==> flow/design.v <==
`timescale 1ns / 1ps
module SimpleCPU(clk, rst, data_fromRAM, wrEn, addr_toRAM, data_toRAM, pCounter);
parameter SIZE = 10;
input clk, rst;
input wire [31:0] data_fromRAM;
output reg wrEn;
output reg [SIZE-1:0] addr_toRAM;
output reg [31:0] data_toRAM;
output reg [SIZE-1:0] pCounter;
reg [ 3:0] opcode, opcodeNext;
reg [13:0] operand1, operand2, operand1Next, operand2Next;
reg [SIZE-1:0]   pCounterNext;
reg [31:0] num1, num2, num1Next, num2Next;
reg [ 3:0] state, stateNext;
always @(posedge clk)begin
	state    <= stateNext;
	pCounter <= pCounterNext;
	opcode   <= opcodeNext;
	operand1 <= operand1Next;
	operand2 <= operand2Next;
	num1     <= num1Next;
	num2     <= num2Next;
end
always @*begin
	stateNext    = state;
	pCounterNext = pCounter;
	opcodeNext   = opcode;
	operand1Next = operand1;
	operand2Next = operand2;
	num1Next     = num1;
	num2Next     = num2;
	addr_toRAM   = 0;
	wrEn         = 0;
	data_toRAM   = 0;
if(rst)
	begin
	stateNext    = 0;
	pCounterNext = 0;
	opcodeNext   = 0;
	operand1Next = 0;
	operand2Next = 0;
	num1Next     = 0;
	num2Next     = 0;
	addr_toRAM   = 0;
	wrEn         = 0;
	data_toRAM   = 0;
	end
else 
	case(state)                       
		0: begin											 
			pCounterNext = pCounter;
			opcodeNext   = opcode;
			operand1Next = 0;
			operand2Next = 0;
			addr_toRAM   = pCounter;
			num2Next     = 0;
			wrEn         = 0;
			data_toRAM   = 0;
			stateNext    = 1;
		end 
		1:begin                    
			pCounterNext = pCounter;
			opcodeNext   = {data_fromRAM[28], data_fromRAM[31:29]};
			operand1Next = data_fromRAM[27:14];
			operand2Next = data_fromRAM[13:0];
			addr_toRAM   = operand1Next;
			num1Next     = data_fromRAM;
			wrEn         = 0;
			data_toRAM   = 0;
			if( {data_fromRAM[28], data_fromRAM[31:29]} == 4'b0101 ) 	begin
				stateNext = 5;
				addr_toRAM = data_fromRAM[13:0];
				num1Next = operand1;
			end
			else if( {data_fromRAM[28], data_fromRAM[31:29]} == 4'b1101 ) 	begin
				stateNext = 6;
				addr_toRAM = data_fromRAM[27:14];
				num1Next = operand1;
			end
			else if(data_fromRAM[28] == 0 )  
				stateNext = 2;  
			else 
				stateNext = 3;
		end
		2: begin          
			pCounterNext = pCounter;
			opcodeNext   = opcode;
			operand1Next = operand1;
			operand2Next = operand2;
			addr_toRAM   = operand2;
			num1Next     = data_fromRAM;
			wrEn         = 0;
			data_toRAM   = operand2;
			stateNext = 3;
		end
		3: begin            
			pCounterNext = pCounter + 1;
			opcodeNext = opcode;
			operand1Next = operand1;
			operand2Next = operand2;
			addr_toRAM = operand1;
			num1Next = num1;
			wrEn = 1;
			stateNext = 0;
			case(opcode)                       
				4'b0000: data_toRAM = num1Next + data_fromRAM;  
				4'b1000: data_toRAM = data_fromRAM + operand2;  
				4'b0001: data_toRAM = ~(num1Next & data_fromRAM);  
				4'b1001: data_toRAM = ~(data_fromRAM & operand2);  
				4'b0010: begin 
					if(data_fromRAM < 32)
						data_toRAM = num1 >> data_fromRAM; 
					else
						data_toRAM = num1 << (data_fromRAM - 32); 
				end
				4'b1010: begin 
					if(operand2 < 32)
						data_toRAM = data_fromRAM >> operand2; 
					else
						data_toRAM = data_fromRAM << (operand2 - 32); 
				end
				4'b0011: data_toRAM = num1Next < data_fromRAM;  
				4'b1011: data_toRAM = data_fromRAM < operand2;  
				4'b0100: data_toRAM = data_fromRAM;  
				4'b1100: data_toRAM = operand2;  
				4'b0101: begin 
					data_toRAM = data_fromRAM;
					addr_toRAM = operand1;
					wrEn = 1;
				end
				4'b1101: begin  
					num2Next = data_fromRAM;
					addr_toRAM = num2;
					data_toRAM = data_fromRAM;
					wrEn = 1;
				end
				4'b0110: begin  
					if(data_fromRAM == 0)
						pCounterNext = num1;
					else
						pCounterNext = pCounter + 1;
					wrEn = 0;
				end
				4'b1110: begin
					pCounterNext = data_fromRAM + operand2;  
					wrEn = 0;
				end
				4'b0111: data_toRAM = num1Next * data_fromRAM;  
				4'b1111: data_toRAM = data_fromRAM * operand2;  
			endcase 
		end
		4:begin                    
			pCounterNext = pCounter + 1;
			opcodeNext   = 4'b0100;
			operand1Next = operand1;
			operand2Next = operand2;
			data_toRAM	 = num2;
			wrEn         = 1; 
			stateNext 	 = 0; 
			if(opcode == 4'b0101)
				addr_toRAM   = operand1;
			else if (opcode == 4'b1101)
				addr_toRAM   = num1 ;
		end
		5: begin      
			pCounterNext = pCounter;
			opcodeNext   = opcode;
			operand1Next = operand1;
			operand2Next = operand2;
			addr_toRAM   = data_fromRAM;
			num1Next     = data_fromRAM;
			wrEn         = 0;
			data_toRAM   = operand2;
			stateNext = 3;
		end
		6: begin      
			pCounterNext = pCounter;
			opcodeNext   = opcode;
			operand1Next = operand1;
			operand2Next = operand2;
			addr_toRAM   = data_fromRAM;
			num1Next     = data_fromRAM;
			num2Next     = data_fromRAM;
			wrEn         = 0;
			data_toRAM   = operand2;
			stateNext = 2;
		end
		default: begin
			stateNext    = 0;
			pCounterNext = 0;
			opcodeNext   = 0;
			operand1Next = 0;
			operand2Next = 0;
			num1Next     = 0;
			num2Next     = 0;
			addr_toRAM   = 0;
			wrEn         = 0;
			data_toRAM   = 0;
		end
	endcase
end
endmodule
# Reports on SimpleCPU
# Module SimpleCPU before and after one edit of its RTL, step after step.
# Lines under "orig" count in the file above, lines under "edited" in the edited file.
# "diff": "edited" minus "orig" as printed here.
# Library cell names are shortened.
# A cell with - has no value.
[setup]
top = "SimpleCPU"
clock = "clk"
lib = "sky130hd"
pvt_corner = "tt_025C_1v80"

# Edit of the RTL
# The edit as a unified diff against the file above.
# A script made this edit; it was not meant as an optimisation.
# begin of diff
@@ -118,5 +118,5 @@
 						data_toRAM = data_fromRAM >> operand2; 
 					else
-						data_toRAM = data_fromRAM << (operand2 - 32); 
+						data_toRAM = data_fromRAM << (operand2 ^ 32); 
 				end
 				4'b0011: data_toRAM = num1Next < data_fromRAM;  
# end of diff

# After elaboration
# Source: Yosys, flattened and elaborated, memories not mapped. Widths are those after wreduce. Registers that Yosys merges into a memory's read port (data or address) are not register bits. Print and check cells do not count. Equal cells are merged and count once.
[word_totals]
columns = ["element", "orig", "edited", "diff"]
rows = [
  ["register_bits", 110, 110, 0],
  ["latch_bits", 0, 0, 0],
  ["mem_bits_rw", 0, 0, 0],
  ["mem_bits_ro", 0, 0, 0],
  ["clocked_rd_ports_x_width", 0, 0, 0],
  ["mem_count", 0, 0, 0],
  ["input_bits", 34, 34, 0],
  ["out_inout_bits", 53, 53, 0],
  ["word_cells", 96, 96, 0],
]
[classes]
columns = ["element", "orig", "edited", "diff"]
rows = [
  ["add_sub_neg", 5, 4, -1],
  ["n_mul", 2, 2, 0],
  ["n_div", 0, 0, 0],
  ["n_cmp", 4, 4, 0],
  ["eq_ne", 24, 24, 0],
  ["shifts", 4, 4, 0],
  ["muxes", 29, 29, 0],
  ["bitwise", 5, 6, 1],
  ["reduce_and_logical", 16, 16, 0],
]
[op_table]
columns = ["cell", "orig", "edited", "diff"]
rows = [
  ["left shift 32 x 32 -> 32 bit", 2, 1, -1],
  ["inverter 1 bit", 1, 2, 1],
  ["subtractor 14 x 6 -> 15 bit with constant B", 1, 0, -1],
  ["left shift 32 x 14 -> 32 bit", 0, 1, 1],
]
# Unchanged operator kinds not shown: 42.

# Longest topological paths
# Yosys ltp: most cells in a row. Word level: on the elaborated netlist, between registers, memories and ports. Mapped: between sequential cells and ports; inverters and the memories' decode and read muxes count.
[logic_depth]
columns = ["element", "orig", "edited", "diff"]
rows = [
  ["word_depth", 6, 6, 0],
  ["ABC_AREA", "0", "0", "-"],
  ["ltp_mapped", 32, 31, -1],
  ["mapped_depth_nobuf", 28, 28, 0],
]

# Mapped cells and area
# The flow's flattened synthesis, as Yosys stat reports it; memories are mapped. The netlist is that of the ABC_AREA named above (0 if unset); the other value can give another one.
[synth_totals]
columns = ["element", "orig", "edited", "diff"]
rows = [
  ["cell_count", 5341, 5332, -9],
  ["mapped_area_um2", 41406.0, 42208.0, 802.0],
  ["sequential_area_um2", 1801.7, 1801.7, 0.0],
  ["ffs", 90, 90, 0],
  ["n_buf", 384, 413, 29],
]
[by_type]
columns = ["type", "orig", "edited", "diff"]
rows = [
  ["and2_1", 144, 251, 107],
  ["nor2_1", 630, 531, -99],
  ["mux4_2", 22, 82, 60],
  ["nand2_1", 675, 647, -28],
  ["a211oi_1", 71, 45, -26],
  ["nor3_1", 71, 94, 23],
  ["mux2i_1", 101, 80, -21],
  ["buf_2", 14, 34, 20],
  ["o22ai_1", 22, 40, 18],
  ["a21o_1", 42, 26, -16],
  ["clkbuf_1", 294, 309, 15],
  ["a221oi_1", 53, 38, -15],
  ["a2111oi_0", 19, 5, -14],
  ["o221ai_1", 22, 12, -10],
  ["o21ai_0", 197, 206, 9],
  ["nand2b_1", 44, 53, 9],
  ["xor2_1", 37, 46, 9],
  ["mux2_2", 32, 23, -9],
]
# Unchanged cell types not shown: 10.
# The list need not be complete.

# Path before layout
# Path of least setup slack by OpenSTA after synthesis, without wires, with an ideal clock, recovery checks aside; 20% of the period is set as input and as output delay. Where synthesis merged equal registers, the netlist keeps one of their names.
[synth_path]
columns = ["element", "orig", "edited", "diff"]
rows = [
  ["path_type", "input port to output port", "input port to output port", "-"],
  ["start", "in data_fromRAM[3]", "in data_fromRAM[3]", "-"],
  ["end", "out data_toRAM[31]", "out data_toRAM[30]", "-"],
  ["tclk_ns", 14.0, 14.0, 0.0],
  ["input_delay_ns", 2.800, 2.800, 0.000],
  ["output_delay_ns", 2.800, 2.800, 0.000],
  ["launch_ns", 2.800, 2.800, 0.000],
  ["arrival_ns", 10.528, 10.556, 0.028],
  ["required_time_ns", 11.200, 11.200, 0.000],
  ["slack_ns", 0.672, 0.644, -0.028],
  ["delay_ns", 7.728, 7.756, 0.028],
  ["stages", 30, 31, 1],
  ["n_path_buf", 6, 6, 0],
  ["synth_period_reached_ns", 13.328, 13.356, 0.028],
]
# "delay_ns" = arrival - input delay + setup time.
# At an output port there is no setup time.
# "stages": output pins that drive a net of the path, with the launching flip-flop's if there is one; two outputs of one cell count as two.
# "synth_period_reached_ns" is the clock period less the worst setup slack; recovery checks do not enter. This is arithmetic on one report: input and output delays are still those of the set period (20% each).
[synth_between_orig]
cell_sequence = "clkbuf_1 -> clkbuf_1 -> clkbuf_1 -> clkbuf_1 -> clkbuf_1 -> clkbuf_1 -> and2_1 -> fa_1 -> inv_1 -> fa_1 -> fa_1 -> fa_1 -> inv_1 -> fa_1 -> inv_1 -> fa_1 -> inv_1 -> fa_1 -> fa_1 -> ha_1 -> and3_1 -> o31ai_1 -> o21ai_0 -> o2111ai_1 -> a211oi_1 -> o22ai_1 -> xnor2_1 -> nand2_1 -> o211ai_1 -> o211a_1"
[synth_lines_orig]
columns = ["element", "line_no", "rtl"]
rows = [
  ["start, declared", 5, "input wire [31:0] data_fromRAM;"],
  ["end, declared", 8, "output reg [31:0] data_toRAM;"],
]
# orig: No chain of elaborated cells between the ends is given.
[synth_between_edited]
cell_sequence = "clkbuf_1 -> clkbuf_1 -> buf_1 -> clkbuf_1 -> clkbuf_1 -> clkbuf_1 -> and2_1 -> fa_1 -> inv_1 -> fa_1 -> fa_1 -> fa_1 -> inv_1 -> fa_1 -> inv_1 -> fa_1 -> inv_1 -> fa_1 -> fa_1 -> ha_1 -> a21o_1 -> a21boi_0 -> o21ai_0 -> a21o_1 -> a21o_1 -> a31o_2 -> a31oi_1 -> o21ai_0 -> xor2_1 -> a21oi_1 -> a21oi_1"
[synth_lines_edited]
columns = ["element", "line_no", "rtl"]
rows = [
  ["start, declared", 5, "input wire [31:0] data_fromRAM;"],
  ["end, declared", 8, "output reg [31:0] data_toRAM;"],
]
# edited: No chain of elaborated cells between the ends is given.

# Timing after layout
# From the final timing report of the runs of set A: the path of least setup slack in the routed layout; clock arrival at registers is part of the times.
[layout_path]
columns = ["element", "orig", "edited", "diff"]
rows = [
  ["path_type", "input port to output port", "input port to output port", "-"],
  ["start", "in data_fromRAM[6]", "in data_fromRAM[8]", "-"],
  ["end", "out data_toRAM[19]", "out data_toRAM[25]", "-"],
  ["tclk_ns", 14.0, 14.0, 0.0],
  ["input_delay_ns", 2.80, 2.80, 0.00],
  ["output_delay_ns", 2.80, 2.80, 0.00],
  ["launch_ns", 2.80, 2.80, 0.00],
  ["arrival_ns", 11.05, 10.94, -0.11],
  ["required_time_ns", 11.20, 11.20, 0.00],
  ["slack_ns", 0.15, 0.26, 0.11],
  ["stages", 28, 29, 1],
  ["n_path_buf", 7, 3, -4],
]
[layout_between_orig]
cell_sequence = "buf_2 -> buf_4 -> buf_4 -> nand2_1 -> fa_1 -> inv_1 -> fa_1 -> fa_1 -> inv_1 -> fa_1 -> fa_1 -> inv_1 -> fa_1 -> ha_1 -> a21o_1 -> a21o_1 -> a22oi_1 -> a21boi_0 -> buf_4 -> a31oi_1 -> a21o_1 -> a21oi_1 -> xnor2_1 -> buf_4 -> a221oi_1 -> buf_4 -> a221oi_2 -> clkdlybuf4s50_1"
[layout_lines_orig]
columns = ["element", "line_no", "rtl"]
rows = [
  ["start, declared", 5, "input wire [31:0] data_fromRAM;"],
  ["end, declared", 8, "output reg [31:0] data_toRAM;"],
]
# orig: No chain of elaborated cells between the ends is given.
[layout_between_edited]
cell_sequence = "buf_2 -> ha_1 -> inv_1 -> fa_1 -> fa_1 -> inv_1 -> fa_1 -> inv_1 -> fa_1 -> inv_1 -> fa_1 -> inv_1 -> fa_1 -> inv_1 -> fa_1 -> fa_1 -> ha_1 -> a211oi_1 -> nor2_1 -> nor2_1 -> a21oi_1 -> nor3_1 -> o2bb2ai_1 -> xor2_1 -> o221ai_1 -> a221oi_1 -> nor3_1 -> buf_4 -> clkdlybuf4s50_1"
[layout_lines_edited]
columns = ["element", "line_no", "rtl"]
rows = [
  ["start, declared", 5, "input wire [31:0] data_fromRAM;"],
  ["end, declared", 8, "output reg [31:0] data_toRAM;"],
]
# edited: No chain of elaborated cells between the ends is given.

# Layout results
# Runs of the flow (Yosys, OpenROAD) on both versions; the two runs of a pair have the same settings. The constraints put input and output delay at 20% of the set period each and load the outputs with 0.01 pF.
[settings_set_A]
period_ns = 14.0
CAP_MARGIN = 20
CORE_MARGIN = 2
CORE_UTILIZATION = 40
SLEW_MARGIN = 20
[results_set_A]
columns = ["element", "orig", "edited", "diff"]
rows = [
  ["synthArea_um2", 41406.0, 42208.0, 802.0],
  ["design_die_area_um2", 106103.0, 108136.0, 2033.0],
  ["final_stdcell_area_um2", 45284.7, 45123.3, -161.4],
  ["worstSetupSlack_ns", 0.148, 0.258, 0.110],
  ["final_setup_tns_ns", 0.000, 0.000, 0.000],
  ["timing.achieved_period_ns", 13.852, 13.742, -0.110],
]
[settings_set_B]
ABC_AREA = 0
CORE_ASPECT_RATIO = 1.12
CORE_MARGIN = 5
CORE_UTILIZATION = 31
MAX_ROUTING_LAYER = "met5"
MIN_ROUTING_LAYER = "met1"
period_ns = 18.5
CAP_MARGIN = 20
SLEW_MARGIN = 20
[results_set_B]
columns = ["element", "orig", "edited", "diff"]
rows = [
  ["synthArea_um2", 41406.0, 42208.0, 802.0],
  ["design_die_area_um2", 140988.0, 143647.0, 2659.0],
  ["final_stdcell_area_um2", 44641.6, 45079.5, 437.9],
  ["worstSetupSlack_ns", 2.065, 1.587, -0.478],
  ["final_setup_tns_ns", 0.000, 0.000, 0.000],
  ["timing.achieved_period_ns", 16.435, 16.913, 0.478],
]
# "timing.achieved_period_ns" is the run's clock period less its worst setup slack. It is reckoned from that one timing run; input and output delays stay at 20% of the period that was set.
